==> flow/design.v <==
module apb_slave (
	input  wire sys_clk,
	input  wire sys_rst_n,
	input  wire tim_psel,
	input  wire tim_penable,
	input  wire tim_pwrite,
	output wire tim_pready,
	output wire wr_en,
	output wire rd_en
);
	reg  apb_access;
	wire apb_access_pre;
	assign wr_en          = tim_pready  & tim_pwrite;
	assign rd_en          = tim_pready  & ~tim_pwrite;
	assign tim_pready     = apb_access  & tim_penable;
	assign apb_access_pre = tim_penable & tim_psel;
	always @(posedge sys_clk, negedge sys_rst_n) begin
		if (!sys_rst_n) begin
			apb_access <= 1'b0;
		end else begin
			apb_access <= apb_access_pre;
		end
	end
endmodule
module counter (
	input  wire sys_clk,
	input  wire sys_rst_n,
	input  wire timer_en,
	input  wire div_en,
	input  wire [3:0]  div_val,
	input  wire [63:0] cnt_tdr,
	input  wire cnt_tdr_en,
	input  wire cnt_clr,
	input  wire timer_en_nedge,
	input  wire halt_en,
	output reg  [63:0] count,
	output reg  cnt_update
);
	reg  [63:0] cnt_pre;
	wire cnt_en;
	wire pulse;
	reg  [7:0]  sub_cnt;
	wire [7:0]  sub_cnt_pre;
	reg  [7:0]  sub_cnt_cmp;
	wire sub_cnt_clr;
	wire sub_cnt_en;
	assign cnt_en = ~halt_en && timer_en && (!div_en || (div_val==0) || pulse );
	always @(posedge sys_clk, negedge sys_rst_n) begin
		if (!sys_rst_n) begin
			cnt_update <= 1'b0;
		end else begin
			cnt_update <= cnt_en;
		end
	end
	always @(*) begin
		if( ((cnt_clr & cnt_en) | timer_en_nedge) & (~halt_en) ) begin
			cnt_pre = 64'h0;
		end else begin
			if (cnt_tdr_en) begin
				cnt_pre = cnt_tdr;
			end else begin
				if (cnt_en) begin
					cnt_pre = count + 1;
				end else begin
					cnt_pre = count;
				end
			end
		end
	end
	always @(posedge sys_clk, negedge sys_rst_n) begin
		if (!sys_rst_n) begin
			count <= 64'b0;
		end else begin
			count <= cnt_pre;
		end
	end
	always @(*) begin
		case (div_val)
			4'h0: sub_cnt_cmp = 8'd0;
			4'h2: sub_cnt_cmp = 8'd3;
			4'h3: sub_cnt_cmp = 8'd7;
			4'h4: sub_cnt_cmp = 8'd15;
			4'h5: sub_cnt_cmp = 8'd31;
			4'h6: sub_cnt_cmp = 8'd63;
			4'h7: sub_cnt_cmp = 8'd127;
			4'h8: sub_cnt_cmp = 8'd255;
			default: sub_cnt_cmp = 8'd1;
		endcase
	end
	assign pulse       = sub_cnt == sub_cnt_cmp;
	assign sub_cnt_pre = sub_cnt_clr ? 8'h0 : sub_cnt_en ? sub_cnt+1 : sub_cnt;
	assign sub_cnt_clr = ~halt_en & (~timer_en | ~div_en | pulse);
	assign sub_cnt_en  = ~halt_en & timer_en & div_en & (div_val!=0);
	always @(posedge sys_clk, negedge sys_rst_n) begin
		if (!sys_rst_n) begin
			sub_cnt <= 8'b0;
		end else begin
			sub_cnt <= sub_cnt_pre;
		end
	end
endmodule
module register (
	input  wire sys_clk,
	input  wire sys_rst_n,
	input  wire wr_en,
	input  wire rd_en,
	input  wire [11:0] tim_paddr,
	input  wire [31:0] tim_pwdata,
	input  wire [3:0]  tim_pstrb,
	output reg  [31:0] tim_prdata,
	output wire tim_pslverr,
	output wire tim_int,
	input  wire dbg_mode,
	input  wire cnt_update,
	input  wire [63:0] count,
	output wire timer_en,
	output wire div_en,
	output wire [3:0]  div_val,
	output wire [63:0] cnt_tdr,
	output wire cnt_tdr_en,
	output wire cnt_clr,
	output wire timer_en_nedge,
	output wire halt_en
);
	reg  [31:0] TCR_reg;
	reg  [31:0] TDR0_reg;
	reg  [31:0] TDR1_reg;
	reg  [31:0] TCMP0_reg;
	reg  [31:0] TCMP1_reg;
	reg  [31:0] TIER_reg;
	reg  [31:0] TISR_reg;
	reg  [31:0] THCSR_reg;
	wire [5:0]  TCR_pre;
	reg  [31:0] TDR0_pre;
	reg  [31:0] TDR1_pre;
	wire [31:0] TCMP0_pre;
	wire [31:0] TCMP1_pre;
	wire THCSR_pre;
	wire TIER_pre;
	wire TISR_pre;
	wire TCR_sel0;
	wire TCR_sel1;
	wire TDR0_sel;
	wire TDR1_sel;
	wire TCMP0_sel;
	wire TCMP1_sel;
	wire TIER_sel;
	wire TISR_clr;
	wire TISR_set;
	wire THCSR_sel;
	wire prohibit_err;
	wire div_en_err;
	wire div_val_err;
	reg  timer_en_next;
	function [31:0] strobe_merge;
		input [3:0]  pstrb;
		input [31:0] pwdata;
		input [31:0] data_reg;
		reg   [31:0] mask;
		begin
			mask = {{8{pstrb[3]}},
				{8{pstrb[2]}},
				{8{pstrb[1]}},
				{8{pstrb[0]}}};
			strobe_merge = (pwdata & mask) | (data_reg & (~mask));
		end
	endfunction
	assign timer_en    = TCR_reg[0];
	assign div_en      = TCR_reg[1];
	assign div_val     = TCR_reg[11:8];
	assign cnt_tdr     = {TDR1_pre,TDR0_pre};
	assign cnt_tdr_en  = TDR0_sel | TDR1_sel;
	assign cnt_clr     = TISR_set;
	assign halt_en     = dbg_mode & THCSR_reg[0];
	assign tim_int     = TIER_reg[0] & TISR_reg[0];
	assign div_en_err  = TCR_sel0 & TCR_reg[0] & (TCR_reg[1] !== tim_pwdata[1]);
	assign div_val_err = TCR_sel1 & TCR_reg[0] & (TCR_reg[11:8] !== tim_pwdata[11:8]);
	assign prohibit_err= TCR_sel1 & (tim_pwdata[11:8]>4'h8);
	assign tim_pslverr = div_en_err | div_val_err | prohibit_err;
	assign TCR_sel0     = wr_en & (tim_paddr === 12'h0) & tim_pstrb[0];
	assign TCR_sel1     = wr_en & (tim_paddr === 12'h0) & tim_pstrb[1];
	assign TCR_pre[1:0] = TCR_sel0 & ~tim_pslverr ? tim_pwdata[1:0]  : TCR_reg[1:0];
	assign TCR_pre[5:2] = TCR_sel1 & ~tim_pslverr ? tim_pwdata[11:8] : TCR_reg[11:8];
	assign timer_en_nedge = timer_en_next & (~timer_en);
	always @(posedge sys_clk, negedge sys_rst_n) begin
		if (!sys_rst_n) begin
			timer_en_next <= 1'b0;
		end else begin
			timer_en_next <= timer_en;
		end
	end
	assign TDR0_sel = wr_en & (tim_paddr === 12'h4);
	always @(*) begin
		if(TDR0_sel) begin
			TDR0_pre = strobe_merge(tim_pstrb,tim_pwdata,TDR0_reg);
		end else begin
			if (timer_en_nedge) begin
				TDR0_pre = 32'h0;
			end else begin
				if (cnt_update) begin
					TDR0_pre = count[31:0];
				end else begin
					TDR0_pre = TDR0_reg;
				end
			end
		end
	end
	assign TDR1_sel  = wr_en & (tim_paddr === 12'h8);
	always @(*) begin
		if(TDR1_sel) begin
			TDR1_pre = strobe_merge(tim_pstrb,tim_pwdata,TDR1_reg);
		end else begin
			if (timer_en_nedge) begin
				TDR1_pre = 32'h0;
			end else begin
				if (cnt_update) begin
					TDR1_pre = count[63:32];
				end else begin
					TDR1_pre = TDR1_reg;
				end
			end
		end
	end
	assign TCMP0_sel = wr_en & (tim_paddr === 12'hC);
	assign TCMP0_pre = TCMP0_sel ? strobe_merge(tim_pstrb,tim_pwdata,TCMP0_reg) : TCMP0_reg;
	assign TCMP1_sel = wr_en & (tim_paddr === 12'h10);
	assign TCMP1_pre = TCMP1_sel ? strobe_merge(tim_pstrb,tim_pwdata,TCMP1_reg) : TCMP1_reg;
	assign TIER_sel  = wr_en & tim_pstrb[0] & (tim_paddr === 12'h14);
	assign TIER_pre  = TIER_sel ? tim_pwdata[0] : TIER_reg[0];
	assign TISR_clr  = wr_en & tim_pstrb[0] & tim_pwdata[0] & (tim_paddr === 12'h18);
	assign TISR_set  = count === {TCMP1_reg,TCMP0_reg};
	assign TISR_pre  = TISR_clr ? 1'b0 : ( TISR_set ? 1'b1 : TISR_reg[0]);
	assign THCSR_sel    = wr_en & tim_pstrb[0] & (tim_paddr === 12'h1C);
	assign THCSR_pre    = THCSR_sel ? tim_pwdata[0] : THCSR_reg[0];
	always @(*) begin
		if (rd_en) begin
			case (tim_paddr)
				12'h00: tim_prdata = TCR_reg;
				12'h04: tim_prdata = TDR0_reg;
				12'h08: tim_prdata = TDR1_reg;
				12'h0C: tim_prdata = TCMP0_reg;
				12'h10: tim_prdata = TCMP1_reg;
				12'h14: tim_prdata = TIER_reg;
				12'h18: tim_prdata = TISR_reg;
				12'h1C: tim_prdata = THCSR_reg;
				default: tim_prdata = 32'h0;
			endcase
		end else begin
			tim_prdata = 32'h0;
		end
	end
	always @(posedge sys_clk, negedge sys_rst_n) begin
		if (!sys_rst_n) begin
			TCR_reg <= 32'h0000_0100;
		end else begin
			TCR_reg[1:0]  <= TCR_pre[1:0];
			TCR_reg[11:8] <= TCR_pre[5:2];
		end
	end
	always @(posedge sys_clk, negedge sys_rst_n) begin
		if (!sys_rst_n) begin
			TDR0_reg <= 32'h0;
		end else begin
			TDR0_reg <= TDR0_pre;
		end
	end
	always @(posedge sys_clk, negedge sys_rst_n) begin
		if (!sys_rst_n) begin
			TDR1_reg <= 32'h0;
		end else begin
			TDR1_reg <= TDR1_pre;
		end
	end
	always @(posedge sys_clk, negedge sys_rst_n) begin
		if (!sys_rst_n) begin
			TCMP0_reg <= 32'hFFFF_FFFF;
		end else begin
			TCMP0_reg <= TCMP0_pre;
		end
	end
	always @(posedge sys_clk, negedge sys_rst_n) begin
		if (!sys_rst_n) begin
			TCMP1_reg <= 32'hFFFF_FFFF;
		end else begin
			TCMP1_reg <= TCMP1_pre;
		end
	end
	always @(posedge sys_clk, negedge sys_rst_n) begin
		if (!sys_rst_n) begin
			TIER_reg <= 32'h0;
		end else begin
			TIER_reg[0] <= TIER_pre;
		end
	end
	always @(posedge sys_clk, negedge sys_rst_n) begin
		if (!sys_rst_n) begin
			TISR_reg <= 32'h0;
		end else begin
			TISR_reg[0] <= TISR_pre;
		end
	end
	always @(posedge sys_clk, negedge sys_rst_n) begin
		if (!sys_rst_n) begin
			THCSR_reg <= 32'h0;
		end else begin
			THCSR_reg[0] <= THCSR_pre;
			THCSR_reg[1] <= dbg_mode & THCSR_reg[0];
		end
	end
endmodule
module timer_top (
	input  wire sys_clk,
	input  wire sys_rst_n,
	input  wire tim_psel,
	input  wire tim_penable,
	input  wire tim_pwrite,
	input  wire [11:0] tim_paddr,
	input  wire [31:0] tim_pwdata,
	input  wire [3:0]  tim_pstrb,
	output wire [31:0] tim_prdata,
	output wire tim_pslverr,
	output wire tim_pready,
	output wire tim_int,
	input  wire dbg_mode
);
	wire wr_en;
	wire rd_en;
	wire timer_en;
	wire div_en;
	wire [3:0]  div_val;
	wire [63:0] cnt_tdr;
	wire cnt_tdr_en;
	wire cnt_clr;
	wire timer_en_nedge;
	wire [63:0] count;
	wire cnt_update;
	wire halt_en;
	apb_slave apb_slave_u(
		.sys_clk        (sys_clk        ),
		.sys_rst_n      (sys_rst_n      ),
		.tim_psel       (tim_psel       ),
		.tim_penable    (tim_penable    ),
		.tim_pwrite     (tim_pwrite     ),
		.tim_pready     (tim_pready     ),
		.wr_en          (wr_en          ),
		.rd_en          (rd_en          )
	);	
	register register_u (
		.sys_clk        (sys_clk        ),
		.sys_rst_n      (sys_rst_n      ),
		.wr_en          (wr_en          ),
		.rd_en          (rd_en          ),
		.tim_paddr      (tim_paddr      ),
		.tim_pwdata     (tim_pwdata     ),
		.tim_prdata     (tim_prdata     ),
		.tim_pstrb      (tim_pstrb      ),
		.tim_pslverr    (tim_pslverr    ),
		.tim_int        (tim_int        ),
		.dbg_mode       (dbg_mode       ),
		.timer_en       (timer_en       ),
		.div_en         (div_en         ),
		.div_val        (div_val        ),
		.cnt_tdr        (cnt_tdr        ),
		.cnt_tdr_en     (cnt_tdr_en     ),	
		.cnt_clr        (cnt_clr        ),
		.timer_en_nedge (timer_en_nedge ),
		.count          (count          ),
		.cnt_update     (cnt_update     ),
		.halt_en        (halt_en        )
	);
	counter counter_u (
		.sys_clk        (sys_clk        ),
		.sys_rst_n      (sys_rst_n      ),
		.timer_en       (timer_en       ),
		.div_en         (div_en         ),
		.div_val        (div_val        ),
		.cnt_tdr        (cnt_tdr        ),
		.cnt_tdr_en     (cnt_tdr_en     ),	
		.timer_en_nedge (timer_en_nedge ),
		.cnt_clr        (cnt_clr        ),
		.count          (count          ),
		.cnt_update     (cnt_update     ),
		.halt_en        (halt_en        )
	);
endmodule
# Step by step through the tools: timer_top
# What the tools print for timer_top, step after step.
# Lines are those of the file above, counted from 1.
# Operators carry their Yosys type and port widths (W data, S select, Z words).
# Cell names lack the library's common part.
design:
  top: "timer_top"
  clk_port: "sys_clk"
  lib: "sky130hd"
  corner: "tt_025C_1v80"

# Word-level counts
# Yosys after proc, flatten, opt, wreduce and memory -nomap, before mapping. Memory bits, and registers merged into a memory's read port (data or address), are not among the register bits. Print and check cells are not counted. Equal cells are merged and count once.
# Memory sizes are those after Yosys's memory passes, which may raise the word count (mostly to a power of two), join words into wider ones and drop unused or constant bits.
bits:
  ramBits: 0
  input_bits: 54
  memories: 1
  reg_bits: 213
  word_cells: 117
  romBits: 128
  clocked_rd_ports_x_width: 0
  latch_bits: 0
mem_list:
  columns: ["name", "words", "word_bits", "rd", "write_ports", "line_no", "source"]
  rows:
  - ["(no name shown)", 16, 8, 1, 0, 78, "case (div_val)"]
classes:
  compare: 1
  mul: 0
  n_reduce_logical: 11
  div: 0
  eq_ne: 19
  n_shift: 0
  n_logic: 53
  add_sub_neg: 2
  mux: 15
op_table:
  columns: ["operator", "count"]
  rows:
  - ["$pmux W32 S8", 1]
  - ["$mux W32", 7]
  - ["$mux W64", 3]
  - ["$and A32 B32 Y32", 5]
  - ["$or A32 B32 Y32", 4]
  - ["$add A64 B1 Y64 const B", 1]
  - ["$eqx A64 B64 Y1", 1]
  - ["$eq A12 B5 Y1 const B", 4]
  - ["$eqx A12 B5 Y1 const B", 4]
  - ["$and A1 B1 Y1", 32]
  - ["$not A32 Y32", 1]
  - ["$eq A12 B4 Y1 const B", 2]
  - ["$eqx A12 B4 Y1 const B", 2]
  - ["$mux W8", 2]
  - ["$eqx A12 B1 Y1 const B", 1]
  - ["$eq A12 B3 Y1 const B", 1]
  - ["$eqx A12 B3 Y1 const B", 1]
  - ["$logic_not A12 Y1", 1]
  - ["$add A8 B1 Y8 const B", 1]
  - ["$eq A8 B8 Y1", 1]
  - ["$or A1 B1 Y1", 6]
  - ["$not A1 Y1", 5]
  - ["$reduce_bool A2 Y1", 2]
  - ["$gt A4 B4 Y1 const B", 1]
  - ["$nex A4 B4 Y1", 1]
  - ["$logic_not A4 Y1", 1]
  - ["$reduce_bool A4 Y1", 1]
  - ["$reduce_bool A3 Y1", 1]
# Other operator kinds: 5; their cells: 8.

# Depth
# Depth = most cells in a row (Yosys ltp): at word level without a register or memory, in the mapped netlist without a sequential cell, where the memories' decode and read muxes count.
logic_depth:
  depth_word: 10
  ABC_AREA: 0
  ltp_mapped: 12
  ltp_nobuf: 8

# After synthesis
# The flow's flattened synthesis, as Yosys stat reports it; memories are mapped. The netlist is that of the ABC_AREA named above (0 if unset); the other value can give another one.
# Totals and module areas in this step are rounded.
types:
  columns: ["cell", "count", "area_total_um2"]
  rows:
  - ["dfrtp_1", 148, 3.7E+03]
  - ["dfstp_2", 65, 1.71E+03]
  - ["mux2_2", 109, 1.23E+03]
  - ["mux2i_1", 70, 700.672]
  - ["xor2_1", 80, 700.672]
  - ["a21oi_1", 109, 545.523]
  - ["xnor2_1", 58, 507.987]
  - ["a22oi_1", 57, 427.91]
  - ["mux2_1", 27, 304.042]
  - ["nor2_1", 79, 296.534]
  - ["clkbuf_1", 73, 274.013]
  - ["nand3_1", 54, 270.259]
  - ["a211oi_1", 35, 262.752]
  - ["nor4_2", 19, 237.728]
  - ["o21ai_0", 45, 225.216]
  - ["nand2_1", 55, 206.448]
  - ["nor3_2", 17, 170.163]
  - ["nor4_1", 24, 150.144]
# Other cell types: 50; their cells: 186.
mapped:
  cell_count: 1310
  ffs: 213
  yosys_area_um2: 13300
# The figures by module come from a second, unflattened synthesis with its own total; it is not the netlist above.
hier_totals:
  cells_unflattened: 1417
  hier_area_um2: 13300
# Rows give one instance, submodules left out.
modules:
  columns: ["mod", "area_um2", "n_inst", "mod_seq_area_um2", "cells"]
  rows:
  - ["register", 8630, 1, 3560, 859]
  - ["counter", 4640, 1, 1830, 553]
  - ["apb_slave", 55.1, 1, 25.0, 5]
  - ["timer_top", 0.0, 1, 0.0, 0]

# Worst setup path after synthesis
# OpenSTA on the mapped netlist: ideal clock, no wires. The path of least setup slack (recovery checks aside). Input and output delay are each 20% of the period. Register names are those of the netlist, which keeps one name where synthesis merged equal registers.
synth_timing:
  kind: "input to output"
  startpoint: "in tim_paddr[7]"
  endpoint: "out tim_prdata[25]"
  input_delay_ns: 1.300
  out_delay_ns: 1.300
  delay_ns: 1.813
  path_stages: 6
  period_ns: 6.5
  arrival_ns: 3.113
  t_first_pin_ns: 1.300
  path_slack_ns: 2.087
  required_ns: 5.200
  period_less_setup_slack_ns: 4.413
# "delay_ns" = arrival - input delay + setup time.
# A path that ends at an output port has no setup time.
# "path_stages" counts driving pins, that of a launching flip-flop among them; a cell with two outputs on the path counts twice.
# "period_less_setup_slack_ns" is the clock period less the worst setup slack; recovery checks do not enter. This is arithmetic on one report: input and output delays are still those of the set period (20% each).
# The rows between start and end are the longest chain of elaborated cells between them; the timing report does not say that the signal goes this way. Where chains are equally long, one stands for them.
# A line is the first line of the expression or statement that the cell stems from. Yosys adds cells for indexed reads and writes and turns some case tables into memories.
synth_between:
  cell_sequence: "nor4_1 > nand3_1 > nor3_1 > clkbuf_1 > a22oi_1 > a21oi_1"
  elab_chain_cells: 3
  cells_between: 10
  cone_lines: 2
  classes_between: "eq/ne (7); mux (2); reduce/logical (1)"
synth_lines:
  columns: ["element", "line_no", "source"]
  rows:
  - ["from (decl)", 317, "input wire [11:0] tim_paddr,"]
  - ["$eq A12 B5 Y1", 237, "case (tim_paddr)"]
  - ["$pmux W32 S8", 237, null]
  - ["$mux W32", 236, "if (rd_en) begin"]
  - ["to (decl)", 320, "output wire [31:0] tim_prdata,"]

# Worst path after layout
# From the final timing report of entry A: the path of least setup slack in the routed layout; clock arrival at registers is part of the times.
layout_timing:
  kind: "input to output"
  startpoint: "in tim_paddr[2]"
  endpoint: "out tim_prdata[24]"
  out_delay_ns: 1.14
  period_ns: 5.72
  arrival_ns: 4.01
  path_slack_ns: 0.56
  path_stages: 7
  t_first_pin_ns: 1.14
  required_ns: 4.58
  input_delay_ns: 1.14
# The rows between start and end are the longest chain of elaborated cells between them; the timing report does not say that the signal goes this way. Where chains are equally long, one stands for them.
layout_between:
  cell_sequence: "clkdlybuf4s50_1 > nand2b_1 > nor3_2 > buf_4 > a22oi_1 > a21oi_1 > clkdlybuf4s50_1"
  elab_chain_cells: 3
  cells_between: 10
  cone_lines: 2
  classes_between: "eq/ne (7); mux (2); reduce/logical (1)"
layout_lines:
  columns: ["element", "line_no", "source"]
  rows:
  - ["from (decl)", 317, "input wire [11:0] tim_paddr,"]
  - ["$eq A12 B5 Y1", 237, "case (tim_paddr)"]
  - ["$pmux W32 S8", 237, null]
  - ["$mux W32", 236, "if (rd_en) begin"]
  - ["to (decl)", 320, "output wire [31:0] tim_prdata,"]

Subject: flow runs of timer_top

Hi,

timer_top through Yosys and OpenROAD on sky130hd: 4 stored runs, unordered, with their settings and measured results. The constraints put input and output delay at 20% of the set period each and load the outputs with 0.01 pF.
Values from the reports are rounded here.

--- entry A ---
==> flow/run.sh <==
#!/bin/bash
# the make line also repeats the synthesis and layout settings of config.mk as NAME=value (left out here)
make -C /OpenROAD-flow-scripts/flow DESIGN_CONFIG=/design/flow/config.mk WORK_HOME=/design/flow/orfs CLKGATE_MAP_FILE= finish
==> flow/config.mk <==
export PLATFORM = sky130hd
export DESIGN_NAME = timer_top
export DESIGN_NICKNAME = timer_top
export VERILOG_FILES = /design/flow/design.v
export SDC_FILE = /design/flow/constraint.sdc
export NUM_CORES = 4
export LEC_CHECK = 0
export CAP_MARGIN = 20
export CORE_MARGIN = 2
export CORE_UTILIZATION = 36
export PLACE_DENSITY = 0.6
export SLEW_MARGIN = 20
==> flow/constraint.sdc <==
create_clock -name core_clock -period 5.72 [get_ports {sys_clk}]
set_input_delay 1.1440 -clock core_clock [delete_from_list [all_inputs] [get_ports {sys_clk}]]
set_output_delay 1.1440 -clock core_clock [all_outputs]
set_load 0.01 [all_outputs]

==> results, as YAML <==
results:
  tns_setup_ns: 0.000
  total_die_area_um2: 38600
  ws_setup_ns: 0.562
  synthArea_um2: 13300
  stdcell_area_um2: 15500
  holdWs_ns: 0.531

--- entry B ---
==> flow/run.sh <==
#!/bin/bash
# the make line also repeats the synthesis and layout settings of config.mk as NAME=value (left out here)
make -C /OpenROAD-flow-scripts/flow DESIGN_CONFIG=/design/flow/config.mk WORK_HOME=/design/flow/orfs CLKGATE_MAP_FILE= finish
==> flow/config.mk <==
export PLATFORM = sky130hd
export DESIGN_NAME = timer_top
export DESIGN_NICKNAME = timer_top
export VERILOG_FILES = /design/flow/design.v
export SDC_FILE = /design/flow/constraint.sdc
export NUM_CORES = 4
export LEC_CHECK = 0
export CAP_MARGIN = 20
export CELL_PAD_IN_SITES_DETAIL_PLACEMENT = 1
export CORE_ASPECT_RATIO = 0.51
export CORE_MARGIN = 2
export CORE_UTILIZATION = 53
export CTS_CLUSTER_DIAMETER = 39
export CTS_CLUSTER_SIZE = 45
export GPL_ROUTABILITY_DRIVEN = 1
export MIN_ROUTING_LAYER = met1
export PLACE_DENSITY_LB_ADDON = 0.15
export SETUP_SLACK_MARGIN = -0.27
export SLEW_MARGIN = 20
==> flow/constraint.sdc <==
create_clock -name core_clock -period 8.45 [get_ports {sys_clk}]
set_input_delay 1.6900 -clock core_clock [delete_from_list [all_inputs] [get_ports {sys_clk}]]
set_output_delay 1.6900 -clock core_clock [all_outputs]
set_load 0.01 [all_outputs]

==> results, as YAML <==
results:
  tns_setup_ns: 0.000
  synthArea_um2: 13300
  stdcell_area_um2: 15300
  ws_setup_ns: 1.94
  total_die_area_um2: 26500
  holdWs_ns: 0.577

--- entry C ---
==> flow/run.sh <==
#!/bin/bash
# the make line also repeats the synthesis and layout settings of config.mk as NAME=value (left out here)
make -C /OpenROAD-flow-scripts/flow DESIGN_CONFIG=/design/flow/config.mk WORK_HOME=/design/flow/orfs CLKGATE_MAP_FILE= finish
==> flow/config.mk <==
export PLATFORM = sky130hd
export DESIGN_NAME = timer_top
export DESIGN_NICKNAME = timer_top
export VERILOG_FILES = /design/flow/design.v
export SDC_FILE = /design/flow/constraint.sdc
export NUM_CORES = 4
export LEC_CHECK = 0
export CAP_MARGIN = 20
export CORE_MARGIN = 2
export CORE_UTILIZATION = 63
export CTS_CLUSTER_SIZE = 15
export GPL_ROUTABILITY_DRIVEN = 0
export PLACE_DENSITY_LB_ADDON = 0.0
export SLEW_MARGIN = 20
export TNS_END_PERCENT = 90
==> flow/constraint.sdc <==
create_clock -name core_clock -period 5.59 [get_ports {sys_clk}]
set_input_delay 1.1180 -clock core_clock [delete_from_list [all_inputs] [get_ports {sys_clk}]]
set_output_delay 1.1180 -clock core_clock [all_outputs]
set_load 0.01 [all_outputs]

==> results, as YAML <==
results:
  synthArea_um2: 13300
  holdWs_ns: 0.540
  total_die_area_um2: 22300
  stdcell_area_um2: 15200
  tns_setup_ns: 0.000
  ws_setup_ns: 0.583

--- entry D ---
==> flow/run.sh <==
#!/bin/bash
# the make line also repeats the synthesis and layout settings of config.mk as NAME=value (left out here)
make -C /OpenROAD-flow-scripts/flow DESIGN_CONFIG=/design/flow/config.mk WORK_HOME=/design/flow/orfs CLKGATE_MAP_FILE= finish
==> flow/config.mk <==
export PLATFORM = sky130hd
export DESIGN_NAME = timer_top
export DESIGN_NICKNAME = timer_top
export VERILOG_FILES = /design/flow/design.v
export SDC_FILE = /design/flow/constraint.sdc
export NUM_CORES = 4
export LEC_CHECK = 0
export ABC_AREA = 1
export CAP_MARGIN = 30
export CORE_MARGIN = 3
export CORE_UTILIZATION = 24
export GPL_ROUTABILITY_DRIVEN = 1
export SLEW_MARGIN = 20
export TNS_END_PERCENT = 70
==> flow/constraint.sdc <==
create_clock -name core_clock -period 8.01 [get_ports {sys_clk}]
set_input_delay 1.6020 -clock core_clock [delete_from_list [all_inputs] [get_ports {sys_clk}]]
set_output_delay 1.6020 -clock core_clock [all_outputs]
set_load 0.01 [all_outputs]

==> results, as YAML <==
results:
  tns_setup_ns: 0.000
  stdcell_area_um2: 17900
  holdWs_ns: 0.506
  synthArea_um2: 15500
  total_die_area_um2: 67700
  ws_setup_ns: 1.48

Regards
